==> flow/design.v <==
`timescale 1ns / 1ps
module FreqCounter(
	 input clock,
	 input reset,
	 input IPS_left,
     input IPS_mid,
     input IPS_right,
	 input signalleftred,
	 input signalleftblue,
	 input signalrightred,
	 input signalrightblue,	 
	 output right_red,
	 output left_red,
	 output left_forward,
     output left_backward,
     output right_forward,
     output right_backward,
	 output a, b, c, d, e, f, g,  
     output [3:0]an
    );
parameter countToR = 53711;  
parameter countToL = 53711;  
parameter Delay = 195313;  
reg [15:0] right_red_freq_count;
reg [15:0] left_red_freq_count;
reg [15:0] right_blue_freq_count;
reg [15:0] left_blue_freq_count;
reg [15:0] freq_outR;
reg [15:0] freqHold0R;
reg [15:0] freqHold1R;
reg [15:0] freqHold2R;
reg [15:0] freqHold3R;
reg [15:0] freqHold4R;
reg [15:0] freqHold5R;
reg [15:0] freqHold6R;
reg [15:0] freqHold7R;
reg [15:0] freqHold8R;
reg [15:0] freqHold9R;
reg [15:0] freqHold10R;
reg [15:0] freqHold11R;
reg [15:0] freqHold12R;
reg [15:0] freqHold13R;
reg [15:0] freqHold14R;
reg [15:0] freqHold15R;
reg [15:0] freq_outL;
reg [15:0] freqHold0L;
reg [15:0] freqHold1L;
reg [15:0] freqHold2L;
reg [15:0] freqHold3L;
reg [15:0] freqHold4L;
reg [15:0] freqHold5L;
reg [15:0] freqHold6L;
reg [15:0] freqHold7L;
reg [15:0] freqHold8L;
reg [15:0] freqHold9L;
reg [15:0] freqHold10L;
reg [15:0] freqHold11L;
reg [15:0] freqHold12L;
reg [15:0] freqHold13L;
reg [15:0] freqHold14L;
reg [15:0] freqHold15L;
reg temp_right_red;
reg temp_left_red;
reg [15:0] fcountR;
reg [15:0] fcountL;
reg [10:0] scounterR;
reg [10:0] scounterL;
reg [10:0] dcounter;
reg [10:0] swidthR;
reg [10:0] swidthL;
reg old_sig1;
reg old_sig2;
reg old_sig3;
reg old_sig4;
reg [4:0] debounce_sig1;
reg [4:0] debounce_sig2;
reg [4:0] debounce_sig3;
reg [4:0] debounce_sig4;
reg [2:0] avClkR;
reg [2:0] avClkL;
reg [18:0] freqTempR;
reg [18:0] freqTempL;
reg [3:0]temp_an;
reg [6:0]temp_sseg;
reg [9:0] mcounter;  
reg [9:0] mwidth;    
reg temp_left_forward;       
reg temp_left_backward;      
reg temp_right_forward;
reg temp_right_backward;
reg [2:0] state;
reg [17:0] servodelaycount;
reg incflag;
always @(posedge clock) begin
  if (reset) begin
	fcountR = 16'b0;
	fcountL = 16'b0;
	scounterR = 11'b0;
	scounterL = 11'b0;
	dcounter = 11'b0;
	old_sig1 = 1'b0;
	old_sig2 = 1'b0;
	old_sig3 = 1'b0;
	old_sig4 = 1'b0;
	freq_outR = 16'b0;
	freq_outL = 16'b0;
	right_red_freq_count = 16'b0;
	left_red_freq_count = 16'b0;
	right_blue_freq_count = 16'b0;
	left_blue_freq_count = 16'b0;
	avClkR = 3'b0;
	freqTempR <= 19'b0;
	freqHold0R = 16'b0;
	freqHold1R = 16'b0;
	freqHold2R = 16'b0;
	freqHold3R = 16'b0;
	freqHold4R = 16'b0;
	freqHold5R = 16'b0;
	freqHold6R = 16'b0;
	freqHold7R = 16'b0;
	freqHold8R = 16'b0;
	freqHold9R = 16'b0;
	freqHold10R = 16'b0;
	freqHold11R = 16'b0;
	freqHold12R = 16'b0;
	freqHold13R = 16'b0;
	freqHold14R = 16'b0;
	freqHold15R = 16'b0;
	avClkL = 3'b0;
	freqTempL <= 19'b0;
	freqHold0L = 16'b0;
	freqHold1L = 16'b0;
	freqHold2L = 16'b0;
	freqHold3L = 16'b0;
	freqHold4L = 16'b0;
	freqHold5L = 16'b0;
	freqHold6L = 16'b0;
	freqHold7L = 16'b0;
	freqHold8L = 16'b0;
	freqHold9L = 16'b0;
	freqHold10L = 16'b0;
	freqHold11L = 16'b0;
	freqHold12L = 16'b0;
	freqHold13L = 16'b0;
	freqHold14L = 16'b0;
	freqHold15L = 16'b0;
	debounce_sig1 = 5'b0;
	debounce_sig2 = 5'b0;
	debounce_sig3 = 5'b0;
	debounce_sig4 = 5'b0;
	temp_right_red <= 1'b0;
	temp_left_red <= 1'b0;
  end
  else begin
	fcountR = fcountR + 1;
	fcountL = fcountL + 1;
	scounterR = scounterR + 1;
	scounterL = scounterL + 1;
	dcounter = dcounter + 1;
	debounce_sig1[0] = signalleftred;
	debounce_sig2[0] = signalleftblue;
	debounce_sig3[0] = signalrightred;
	debounce_sig4[0] = signalrightblue;
	debounce_sig1 = debounce_sig1 << 1;
	debounce_sig2 = debounce_sig2 << 1;
	debounce_sig3 = debounce_sig3 << 1;
	debounce_sig4 = debounce_sig4 << 1;
	if ((&debounce_sig1) | (~&debounce_sig1))begin
		if ((signalleftred != old_sig1)) begin
			left_red_freq_count = left_red_freq_count +1;
		end
	end
	if ((&debounce_sig2) | (~&debounce_sig2))begin
        if ((signalleftblue != old_sig2)) begin
            left_blue_freq_count = left_blue_freq_count +1;
        end
    end	
	if ((&debounce_sig3) | (~&debounce_sig3))begin
        if ((signalrightred != old_sig3)) begin
            right_red_freq_count = right_red_freq_count +1;
        end
    end
	if ((&debounce_sig4) | (~&debounce_sig4))begin
        if ((signalrightblue != old_sig4)) begin
            right_blue_freq_count = right_blue_freq_count +1;
        end
    end        
	if (fcountR >= (countToR >> 4)) begin
		freq_outR = right_red_freq_count << 3; 
		freq_outR = right_blue_freq_count << 3; 
		fcountR = 0;
		right_red_freq_count = 0;		
		right_blue_freq_count = 0;
		avClkR = avClkR + 1;
	end
	case (avClkR)
            0 : freqHold0R = freq_outR;
            1 : freqHold1R = freq_outR;
            2 : freqHold2R = freq_outR;
            3 : freqHold3R = freq_outR;
            4 : freqHold4R = freq_outR;
            5 : freqHold5R = freq_outR;
            6 : freqHold6R = freq_outR;
            7 : begin
                    freqHold7R = freq_outR;
                    freqTempR <= freqHold0R + freqHold1R + freqHold2R + freqHold3R +freqHold4R + freqHold5R + freqHold6R + freqHold7R+freqHold8R + freqHold9R + freqHold10R + freqHold11R +freqHold12R + freqHold13R + freqHold14R + freqHold15R;
                 end
          default :;
      endcase
	if (fcountL >= (countToL >> 4)) begin		
		freq_outL = left_red_freq_count << 3; 
		freq_outL = left_blue_freq_count << 3; 
		fcountL = 0;		
		left_red_freq_count = 0;		
		left_blue_freq_count = 0;
		avClkL = avClkL + 1;
	end
    case (avClkL)
		0 : freqHold0L = freq_outL;
		1 : freqHold1L = freq_outL;
		2 : freqHold2L = freq_outL;
		3 : freqHold3L = freq_outL;
		4 : freqHold4L = freq_outL;
		5 : freqHold5L = freq_outL;
		6 : freqHold6L = freq_outL;
		7 : begin
				freqHold7L = freq_outL;
				freqTempL <= freqHold0L + freqHold1L + freqHold2L + freqHold3L +freqHold4L + freqHold5L + freqHold6L + freqHold7L + freqHold8L + freqHold9L + freqHold10L + freqHold11L +freqHold12L + freqHold13L + freqHold14L + freqHold15L;
			 end
		default :;
	endcase
	old_sig1 = signalleftred;
	old_sig2 = signalleftblue;
	old_sig3 = signalrightred;
	old_sig4 = signalrightblue;
	freqHold8R = freqHold0R;
	freqHold9R = freqHold1R;
	freqHold10R = freqHold2R;
	freqHold11R = freqHold3R;
	freqHold12R = freqHold4R;
	freqHold13R = freqHold5R;
	freqHold14R = freqHold6R;
	freqHold15R = freqHold7R;
    freqHold8L = freqHold0L;
    freqHold9L = freqHold1L;
    freqHold10L = freqHold2L;
    freqHold11L = freqHold3L;
    freqHold12L = freqHold4L;
    freqHold13L = freqHold5L;
    freqHold14L = freqHold6L;
    freqHold15L = freqHold7L;
    if (scounterR < swidthR) begin        
        temp_right_red <= 1;
    end
    else begin
        temp_right_red <= 0;
    end
    if (scounterL < swidthL) begin        
        temp_left_red <= 1;
    end
    else begin
        temp_left_red <= 0;
    end
  end
end
    always @ (posedge clock) begin
      if (reset) begin
        mcounter = 10'b0;
        temp_left_forward <= 1'b0;
        temp_left_backward <= 1'b0;
        temp_right_forward <= 1'b0;
        temp_right_backward <= 1'b0;
      end
      else begin
        mcounter = mcounter + 1;   
        if (IPS_left == 1 && IPS_mid == 1 && IPS_right == 0) begin              
            temp_left_backward <= 0;
            temp_right_forward <= 0;            
            if (mcounter < mwidth) begin
                temp_left_forward <= 1;
                temp_right_backward <= 1;
              end 
            else begin
                temp_left_forward <= 0;
                temp_right_backward <= 0;
              end            
        end
        if (IPS_left == 1 && IPS_mid == 0 && IPS_right == 1) begin              
            temp_left_backward <= 0;
            temp_right_backward <= 0;            
            if (mcounter < mwidth) begin
                temp_left_forward <= 1;
                temp_right_forward <= 1;
              end 
            else begin
                temp_left_forward <= 0;
                temp_right_forward <= 0;
              end            
        end
        if (IPS_left == 1 && IPS_mid == 0 && IPS_right == 0) begin              
            temp_left_backward <= 0;
            temp_right_forward <= 0;            
            temp_right_backward <= 0;
            if (mcounter < mwidth) begin
                temp_left_forward <= 1;                
              end 
            else begin
                temp_left_forward <= 0;                
              end            
        end 
        if (IPS_left == 0 && IPS_mid == 1 && IPS_right == 1) begin              
            temp_left_forward <= 0;
            temp_right_backward <= 0;            
            if (mcounter < mwidth) begin
                temp_left_backward <= 1;
                temp_right_forward <= 1;
              end 
            else begin
                temp_left_backward <= 0;
                temp_right_forward <= 0;
              end            
        end          
        if (IPS_left == 0 && IPS_mid == 0 && IPS_right == 1) begin              
            temp_left_forward <= 0;
            temp_left_backward <= 0;                        
            temp_right_backward <= 0;
            if (mcounter < mwidth) begin
                temp_right_forward <= 1;                
              end 
            else begin
                temp_right_forward <= 0;                
              end            
        end 
      end
    end
    always @ (*) begin
         if (IPS_left == 0 || IPS_mid == 0 || IPS_right == 0) begin   
             mwidth = 10'd1023;
         end
         else begin               
             mwidth = 10'd0;      
         end
       end
       always @(posedge clock) begin
          if (reset) begin
            swidthR <= 11'd220;
            swidthL <= 11'd59;
            state = 3'b000;
            servodelaycount = 18'b0;
            incflag = 1'b0;
          end
          else begin
            servodelaycount = servodelaycount + 1;
            case(state)
                3'b000: begin
                    incflag = 0;
                    if (((freqTempR >> 4) >= 250)) begin
                        state = 3'b100;
                    end
                    if (((freqTempL >> 4) >= 250)) begin
                        state = 3'b101;
                    end
                end    
                3'b001: begin 
                    if (incflag == 0) begin
                        swidthR <= swidthR - 11'd54;
                        incflag = 1;
                    end
                    if (servodelaycount>=Delay)begin
                        swidthL <= swidthL + 11'd54;
                        state = 3'b011;
                    end
                end
                3'b010: begin
                    if (incflag == 0) begin
                        swidthL <= swidthL + 11'd54;
                        incflag = 1;
                    end
                    if (servodelaycount>=Delay)begin
                        swidthR <= swidthR - 11'd54;
                        state = 3'b011;
                    end
                end
                3'b011: begin
                    servodelaycount = 0;
                    state = 3'b000;
                end 
                3'b100: begin
                    servodelaycount = 0;
                    state = 3'b001;
                end  
                3'b101: begin
                    servodelaycount = 0;
                    state = 3'b010;
                end           
           endcase
          end
       end
always @ (*) begin      
     case(dcounter[10:9])               
               2'b00 :   
                begin                 
                 temp_an = 4'b1110;
                  if (((freqTempR >> 4) >= 250) || ((freqTempL >> 4) >= 250)) begin
                    temp_sseg = 7'b1000110;   
                  end
                  else begin
                    temp_sseg = 7'b1111111;   
                  end
                end
              2'b01:   
                begin
                temp_an = 4'b1101;
                    if ((((freqTempR >> 4) < 250) &&  ((freqTempR >> 4) > 25)) || (((freqTempL >> 4) < 250) && ((freqTempL >> 4) > 25))) begin
                        temp_sseg = 7'b0001110;  
                    end 
                    else begin
                        temp_sseg = 7'b1111111;  
                    end
                end 
               2'b10:   
                begin
                 temp_an = 4'b1011;
                 temp_sseg = 7'b1111111;    
                end
               2'b11:   
                begin
                 temp_an = 4'b0111;                 
                 temp_sseg = 7'b1111111;   
                end
    endcase
end
  assign right_red = temp_right_red;
  assign left_red = temp_left_red;
  assign an = temp_an;
  assign {g, f, e, d, c, b, a} = temp_sseg;
  assign left_forward = temp_left_forward;
  assign left_backward = temp_left_backward;
  assign right_forward = temp_right_forward;        
  assign right_backward = temp_right_backward;
endmodule
Memo
Re: synthesis data of FreqCounter

### Tool chain data of FreqCounter

Each step is given for the RTL above and for the edited RTL.
"before" refers to lines of the RTL above, "after" to lines of the edited file.
"change" is "after" less "before", of the values as shown.
Operators: Yosys type, input widths -> output width; for muxes data width and select width s.
A cell with - has no value.

* top: FreqCounter
* clock: clock
* library: sky130hd
* timing corner: tt_025C_1v80

### Edit of the RTL

The edit as a unified diff against the file above.
The edited RTL no longer does the same as the RTL above: the edit was made by script, with no optimisation intended.

```diff
@@ -204,5 +204,5 @@
             7 : begin
                     freqHold7R = freq_outR;
-                    freqTempR <= freqHold0R + freqHold1R + freqHold2R + freqHold3R +freqHold4R + freqHold5R + freqHold6R + freqHold7R+freqHold8R + freqHold9R + freqHold10R + freqHold11R +freqHold12R + freqHold13R + freqHold14R + freqHold15R;
+                    freqTempR <= freqHold0R + freqHold1R + freqHold2R + freqHold3R +freqHold4R + freqHold5R + freqHold6R + freqHold7R+freqHold8R + freqHold9R + freqHold10R + freqHold11R +freqHold12R - freqHold13R + freqHold14R + freqHold15R;
                  end
           default :;
```

### After elaboration

Yosys after proc, flatten, opt, wreduce and memory -nomap, before mapping. Memory bits, and registers merged into a memory's read port (data or address), are not among the register bits. Print and check cells are not counted.

Word-level totals
* input bits: before 9, after 9, change 0
* memory bits (read-only): before 0, after 0, change 0
* output and inout bits: before 17, after 17, change 0
* memory bits (writable): before 0, after 0, change 0
* clocked read ports x word width: before 0, after 0, change 0
* bits in latches: before 0, after 0, change 0
* bits in registers: before 491, after 491, change 0
* memories: before 0, after 0, change 0
* word-level cells: before 241, after 241, change 0

Operators by class
* reduce/logical cells: before 52, after 52, change 0
* add/subtract/negate cells: before 43, after 43, change 0
* $lt $le $gt $ge: before 12, after 12, change 0
* muxes and demuxes: before 56, after 56, change 0
* $mul: before 0, after 0, change 0
* divide/modulo/power cells: before 0, after 0, change 0
* bitwise gates (word level): before 3, after 3, change 0
* eq/ne operators: before 30, after 30, change 0
* shift-type cells: before 0, after 0, change 0

Operators with widths
* $add 19x16->19: before 24, after 23, change -1
* $sub 19x16->19: before 0, after 1, change +1

Unchanged operator kinds not shown: 54.

### Logic depth

Yosys ltp: most cells in a row. Word level: on the elaborated netlist, between registers, memories and ports. Mapped: between sequential cells and ports; inverters and the memories' decode and read muxes count.

Depth
* depth in word-level cells: before 15, after 15, change 0
* ABC_AREA: before 0, after 0
* mapped depth: before 28, after 29, change +1
* mapped depth without buffers: before 25, after 28, change +3

### Netlist

Yosys stat after the flow's synthesis: flattened, memories mapped to cells. It holds for the ABC_AREA given above (unset counts as 0); a run with the other value may have another netlist.

Mapped netlist
* cell count: before 2767, after 2614, change -153
* mapped flip-flops: before 476, after 461, change -15
* sequential area (um^2): before 9529.1, after 9228.9, change -300.2
* cell area after synthesis (um^2): before 26018.7, after 25304.3, change -714.4
* buffer cells: before 135, after 110, change -25

Cells by type
* sky130_fd_sc_hd__o22ai_1: before 100, after 2, change -98
* sky130_fd_sc_hd__nor2_1: before 276, after 372, change +96
* sky130_fd_sc_hd__mux2i_1: before 115, after 197, change +82
* sky130_fd_sc_hd__nand2_1: before 241, after 171, change -70
* sky130_fd_sc_hd__nand3_1: before 125, after 64, change -61
* sky130_fd_sc_hd__o21ai_1: before 36, after 2, change -34
* sky130_fd_sc_hd__and3_1: before 50, after 26, change -24
* sky130_fd_sc_hd__and2_1: before 47, after 70, change +23
* sky130_fd_sc_hd__clkbuf_1: before 85, after 64, change -21
* sky130_fd_sc_hd__dfxtp_1: before 476, after 461, change -15
* sky130_fd_sc_hd__a21oi_1: before 123, after 108, change -15
* sky130_fd_sc_hd__inv_1: before 276, after 265, change -11
* sky130_fd_sc_hd__ha_1: before 70, after 81, change +11
* sky130_fd_sc_hd__mux2_2: before 14, after 25, change +11
* sky130_fd_sc_hd__nor2b_1: before 14, after 25, change +11
* sky130_fd_sc_hd__o21ai_0: before 45, after 36, change -9
* sky130_fd_sc_hd__buf_2: before 27, after 18, change -9
* sky130_fd_sc_hd__inv_2: before 9, after 0, change -9

Unchanged cell types not shown: 10.
The list need not be complete.

### Worst setup path after synthesis

OpenSTA on the mapped netlist: ideal clock, no wires. The path of least setup slack (recovery checks aside). Input and output delay are each 20% of the period. Register names are those of the netlist, which keeps one name where synthesis merged equal registers.

Timing after synthesis
* kind: before input -> register, after input -> register
* from: before in signalrightblue, after in signalleftblue
* to: before reg freqTempR[18], after reg freqTempL[17]
* launch time at the first pin (ns): before 2.000, after 2.000, change 0.000
* setup time (ns): before 0.126, after 0.116, change -0.010
* data required time (ns): before 9.874, after 9.884, change +0.010
* arrival (ns): before 7.056, after 7.058, change +0.002
* path buffers: before 0, after 0, change 0
* path slack (ns): before 2.818, after 2.826, change +0.008
* path delay (ns): before 5.182, after 5.174, change -0.008
* period (ns): before 10.0, after 10.0, change 0.0
* input delay (ns): before 2.000, after 2.000, change 0.000
* stages on the path: before 22, after 23, change +1
* synthesis period reached (ns): before 7.182, after 7.174, change -0.008

"path delay" is the arrival time less input delay plus setup time.
"stages on the path" counts driving pins, that of a launching flip-flop among them; a cell with two outputs on the path counts twice.
"synthesis period reached" is the clock period less the worst setup slack; recovery checks do not enter. This is arithmetic on one report: input and output delays are still those of the set period (20% each).
Between the ends stands the longest chain of elaborated cells between them, by number of cells; it is not shown to be the way that was timed. Of several equally long chains one is given.
A line is the first line of the expression or statement that the cell stems from. Yosys adds cells for indexed reads and writes and turns some case tables into memories.

On the way, after synthesis, before:
* path through: sky130_fd_sc_hd__xor2_1 > sky130_fd_sc_hd__nand4_1 > sky130_fd_sc_hd__nor2b_1 > sky130_fd_sc_hd__nand2_1 > sky130_fd_sc_hd__xor2_1 > sky130_fd_sc_hd__o21ai_1 > sky130_fd_sc_hd__o21ai_1 > sky130_fd_sc_hd__inv_2 > sky130_fd_sc_hd__fa_1 > sky130_fd_sc_hd__inv_1 > sky130_fd_sc_hd__fa_1 > sky130_fd_sc_hd__fa_1 > sky130_fd_sc_hd__fa_1 > sky130_fd_sc_hd__inv_1 > sky130_fd_sc_hd__ha_1 > sky130_fd_sc_hd__a21o_1 > sky130_fd_sc_hd__o31ai_1 > sky130_fd_sc_hd__o31ai_1 > sky130_fd_sc_hd__a2111o_1 > sky130_fd_sc_hd__a31oi_1 > sky130_fd_sc_hd__xnor2_1 > sky130_fd_sc_hd__a21oi_1
* cells in the longest elaborated chain: 13
* elaborated cells on any way between the ends: 13
* RTL lines with such cells: 4
* those cells by class: add/sub: 9; eq/ne: 1; mux: 3

RTL lines, path after synthesis, before
* start, declared: RTL line 11 `input signalrightblue,`
* $ne 1x1->1: RTL line 184 `if ((signalrightblue != old_sig4)) begin`
* $mux 13: RTL line 184
* $mux 16: RTL line 188 `if (fcountR >= (countToR >> 4)) begin`
* $mux 16: RTL line 95 `if (reset) begin`
* $add 19x16->19 (9 in a row): RTL line 206 `freqTempR <= freqHold0R + freqHold1R + freqHold2R + freqHold3R +freqHold4R + freqHold5R + freqHold6R + freqHol ...`
* end, assigned: RTL line 112 `freqTempR <= 19'b0;`
* end, assigned: RTL line 206
* end, declared: RTL line 81 `reg [18:0] freqTempR;`

On the way, after synthesis, after:
* path through: sky130_fd_sc_hd__xor2_1 > sky130_fd_sc_hd__xor2_1 > sky130_fd_sc_hd__mux2i_1 > sky130_fd_sc_hd__inv_1 > sky130_fd_sc_hd__fa_1 > sky130_fd_sc_hd__inv_1 > sky130_fd_sc_hd__fa_1 > sky130_fd_sc_hd__fa_1 > sky130_fd_sc_hd__inv_1 > sky130_fd_sc_hd__fa_1 > sky130_fd_sc_hd__and4b_1 > sky130_fd_sc_hd__inv_1 > sky130_fd_sc_hd__fa_1 > sky130_fd_sc_hd__nor2b_1 > sky130_fd_sc_hd__o21ai_0 > sky130_fd_sc_hd__a21boi_0 > sky130_fd_sc_hd__o21a_1 > sky130_fd_sc_hd__o311a_1 > sky130_fd_sc_hd__nor3_1 > sky130_fd_sc_hd__o31ai_1 > sky130_fd_sc_hd__a21oi_1 > sky130_fd_sc_hd__xnor2_1 > sky130_fd_sc_hd__a31o_2
* cells in the longest elaborated chain: 13
* elaborated cells on any way between the ends: 13
* RTL lines with such cells: 4
* those cells by class: add/sub: 9; eq/ne: 1; mux: 3

RTL lines, path after synthesis, after
* start, declared: RTL line 9 `input signalleftblue,`
* $ne 1x1->1: RTL line 174 `if ((signalleftblue != old_sig2)) begin`
* $mux 13: RTL line 174
* $mux 16: RTL line 210 `if (fcountL >= (countToL >> 4)) begin`
* $mux 16: RTL line 95 `if (reset) begin`
* $add 19x16->19 (9 in a row): RTL line 228 `freqTempL <= freqHold0L + freqHold1L + freqHold2L + freqHold3L +freqHold4L + freqHold5L + freqHold6L + freqHol ...`
* end, assigned: RTL line 130 `freqTempL <= 19'b0;`
* end, assigned: RTL line 228
* end, declared: RTL line 82 `reg [18:0] freqTempL;`

### Path in the finished layout

From the final timing report of each run of pair A: the path of least setup slack in the routed layout; clock arrival at registers is part of the times.

Timing post-layout
* kind: before input -> register, after input -> register
* from: before in signalleftblue, after in signalleftblue
* to: before reg freqTempL[18], after reg freqTempL[17]
* launch time at the first pin (ns): before 2.00, after 2.00, change 0.00
* arrival (ns): before 8.43, after 8.36, change -0.07
* path slack (ns): before 2.04, after 2.12, change +0.08
* period (ns): before 10.0, after 10.0, change 0.0
* setup time (ns): before 0.12, after 0.10, change -0.02
* input delay (ns): before 2.00, after 2.00, change 0.00
* path buffers: before 1, after 1, change 0
* stages on the path: before 22, after 24, change +2
* data required time (ns): before 10.46, after 10.48, change +0.02

Between the ends stands the longest chain of elaborated cells between them, by number of cells; it is not shown to be the way that was timed. Of several equally long chains one is given.

On the way, post-layout, before:
* path through: sky130_fd_sc_hd__clkdlybuf4s50_1 > sky130_fd_sc_hd__xor2_1 > sky130_fd_sc_hd__nand4_1 > sky130_fd_sc_hd__nor2_1 > sky130_fd_sc_hd__and3_1 > sky130_fd_sc_hd__xor2_1 > sky130_fd_sc_hd__mux2_2 > sky130_fd_sc_hd__fa_1 > sky130_fd_sc_hd__inv_1 > sky130_fd_sc_hd__fa_1 > sky130_fd_sc_hd__fa_1 > sky130_fd_sc_hd__fa_1 > sky130_fd_sc_hd__inv_1 > sky130_fd_sc_hd__ha_1 > sky130_fd_sc_hd__a21o_1 > sky130_fd_sc_hd__a31oi_1 > sky130_fd_sc_hd__o21ai_0 > sky130_fd_sc_hd__a41oi_1 > sky130_fd_sc_hd__o21ai_0 > sky130_fd_sc_hd__a31oi_1 > sky130_fd_sc_hd__xnor2_1 > sky130_fd_sc_hd__a21oi_1
* cells in the longest elaborated chain: 13
* elaborated cells on any way between the ends: 13
* RTL lines with such cells: 4
* those cells by class: add/sub: 9; eq/ne: 1; mux: 3

RTL lines, path post-layout, before
* start, declared: RTL line 9 `input signalleftblue,`
* $ne 1x1->1: RTL line 174 `if ((signalleftblue != old_sig2)) begin`
* $mux 13: RTL line 174
* $mux 16: RTL line 210 `if (fcountL >= (countToL >> 4)) begin`
* $mux 16: RTL line 95 `if (reset) begin`
* $add 19x16->19 (9 in a row): RTL line 228 `freqTempL <= freqHold0L + freqHold1L + freqHold2L + freqHold3L +freqHold4L + freqHold5L + freqHold6L + freqHol ...`
* end, assigned: RTL line 130 `freqTempL <= 19'b0;`
* end, assigned: RTL line 228
* end, declared: RTL line 82 `reg [18:0] freqTempL;`

On the way, post-layout, after:
* path through: sky130_fd_sc_hd__clkdlybuf4s50_1 > sky130_fd_sc_hd__xor2_1 > sky130_fd_sc_hd__xor2_1 > sky130_fd_sc_hd__mux2i_1 > sky130_fd_sc_hd__inv_1 > sky130_fd_sc_hd__fa_1 > sky130_fd_sc_hd__inv_1 > sky130_fd_sc_hd__fa_1 > sky130_fd_sc_hd__fa_1 > sky130_fd_sc_hd__inv_1 > sky130_fd_sc_hd__fa_1 > sky130_fd_sc_hd__and4b_1 > sky130_fd_sc_hd__inv_1 > sky130_fd_sc_hd__fa_1 > sky130_fd_sc_hd__nor2b_1 > sky130_fd_sc_hd__o21ai_0 > sky130_fd_sc_hd__a21boi_0 > sky130_fd_sc_hd__o21a_1 > sky130_fd_sc_hd__o311a_1 > sky130_fd_sc_hd__nor3_1 > sky130_fd_sc_hd__o31ai_1 > sky130_fd_sc_hd__a21oi_1 > sky130_fd_sc_hd__xnor2_1 > sky130_fd_sc_hd__a31o_2
* cells in the longest elaborated chain: 13
* elaborated cells on any way between the ends: 13
* RTL lines with such cells: 4
* those cells by class: add/sub: 9; eq/ne: 1; mux: 3

RTL lines, path post-layout, after
* start, declared: RTL line 9 `input signalleftblue,`
* $ne 1x1->1: RTL line 174 `if ((signalleftblue != old_sig2)) begin`
* $mux 13: RTL line 174
* $mux 16: RTL line 210 `if (fcountL >= (countToL >> 4)) begin`
* $mux 16: RTL line 95 `if (reset) begin`
* $add 19x16->19 (9 in a row): RTL line 228 `freqTempL <= freqHold0L + freqHold1L + freqHold2L + freqHold3L +freqHold4L + freqHold5L + freqHold6L + freqHol ...`
* end, assigned: RTL line 130 `freqTempL <= 19'b0;`
* end, assigned: RTL line 228
* end, declared: RTL line 82 `reg [18:0] freqTempL;`

### Layout results

Both versions went through the flow (Yosys, OpenROAD) with the same settings in each pair. Constraints: input delay and output delay 20% of the set period each, output load 0.01 pF.

Flow settings, pair A:
* CORE_UTILIZATION: 40
* period_ns: 10.0
* CAP_MARGIN: 20
* CORE_MARGIN: 2
* SLEW_MARGIN: 20

Results, pair A
* synthesized cell area (um^2): before 26018.7, after 25304.3, change -714.4
* period achieved (ns): before 7.964, after 7.884, change -0.080
* utilization after routing: before 0.445, after 0.445, change 0.000
* post-route setup TNS (ns): before 0.000, after 0.000, change 0.000
* worst hold slack (ns): before 0.439, after 0.431, change -0.008
* overall die area (um^2): before 67101.7, after 65287.9, change -1813.8
* setup slack of the worst path (ns): before 2.036, after 2.116, change +0.080

Flow settings, pair B:
* ABC_AREA: 0
* CAP_MARGIN: 40
* CELL_PAD_IN_SITES_DETAIL_PLACEMENT: 0
* CELL_PAD_IN_SITES_GLOBAL_PLACEMENT: 2
* CORE_UTILIZATION: 29
* CTS_CLUSTER_DIAMETER: 224
* GPL_TIMING_DRIVEN: 0
* PLACE_DENSITY: 0.77
* period_ns: 5.23
* CORE_MARGIN: 2
* SLEW_MARGIN: 20

Results, pair B
* synthesized cell area (um^2): before 26018.7, after 25304.3, change -714.4
* period achieved (ns): before 6.567, after 6.506, change -0.061
* utilization after routing: before 0.36, after 0.349, change -0.011
* post-route setup TNS (ns): before -24.826, after -10.854, change +13.972
* worst hold slack (ns): before 0.454, after 0.436, change -0.018
* overall die area (um^2): before 92130.5, after 89634.4, change -2496.1
* setup slack of the worst path (ns): before -1.337, after -1.276, change +0.061

"period achieved" = clock period - worst setup slack. The figure is calculated, with input and output delays left at 20% of the set period.
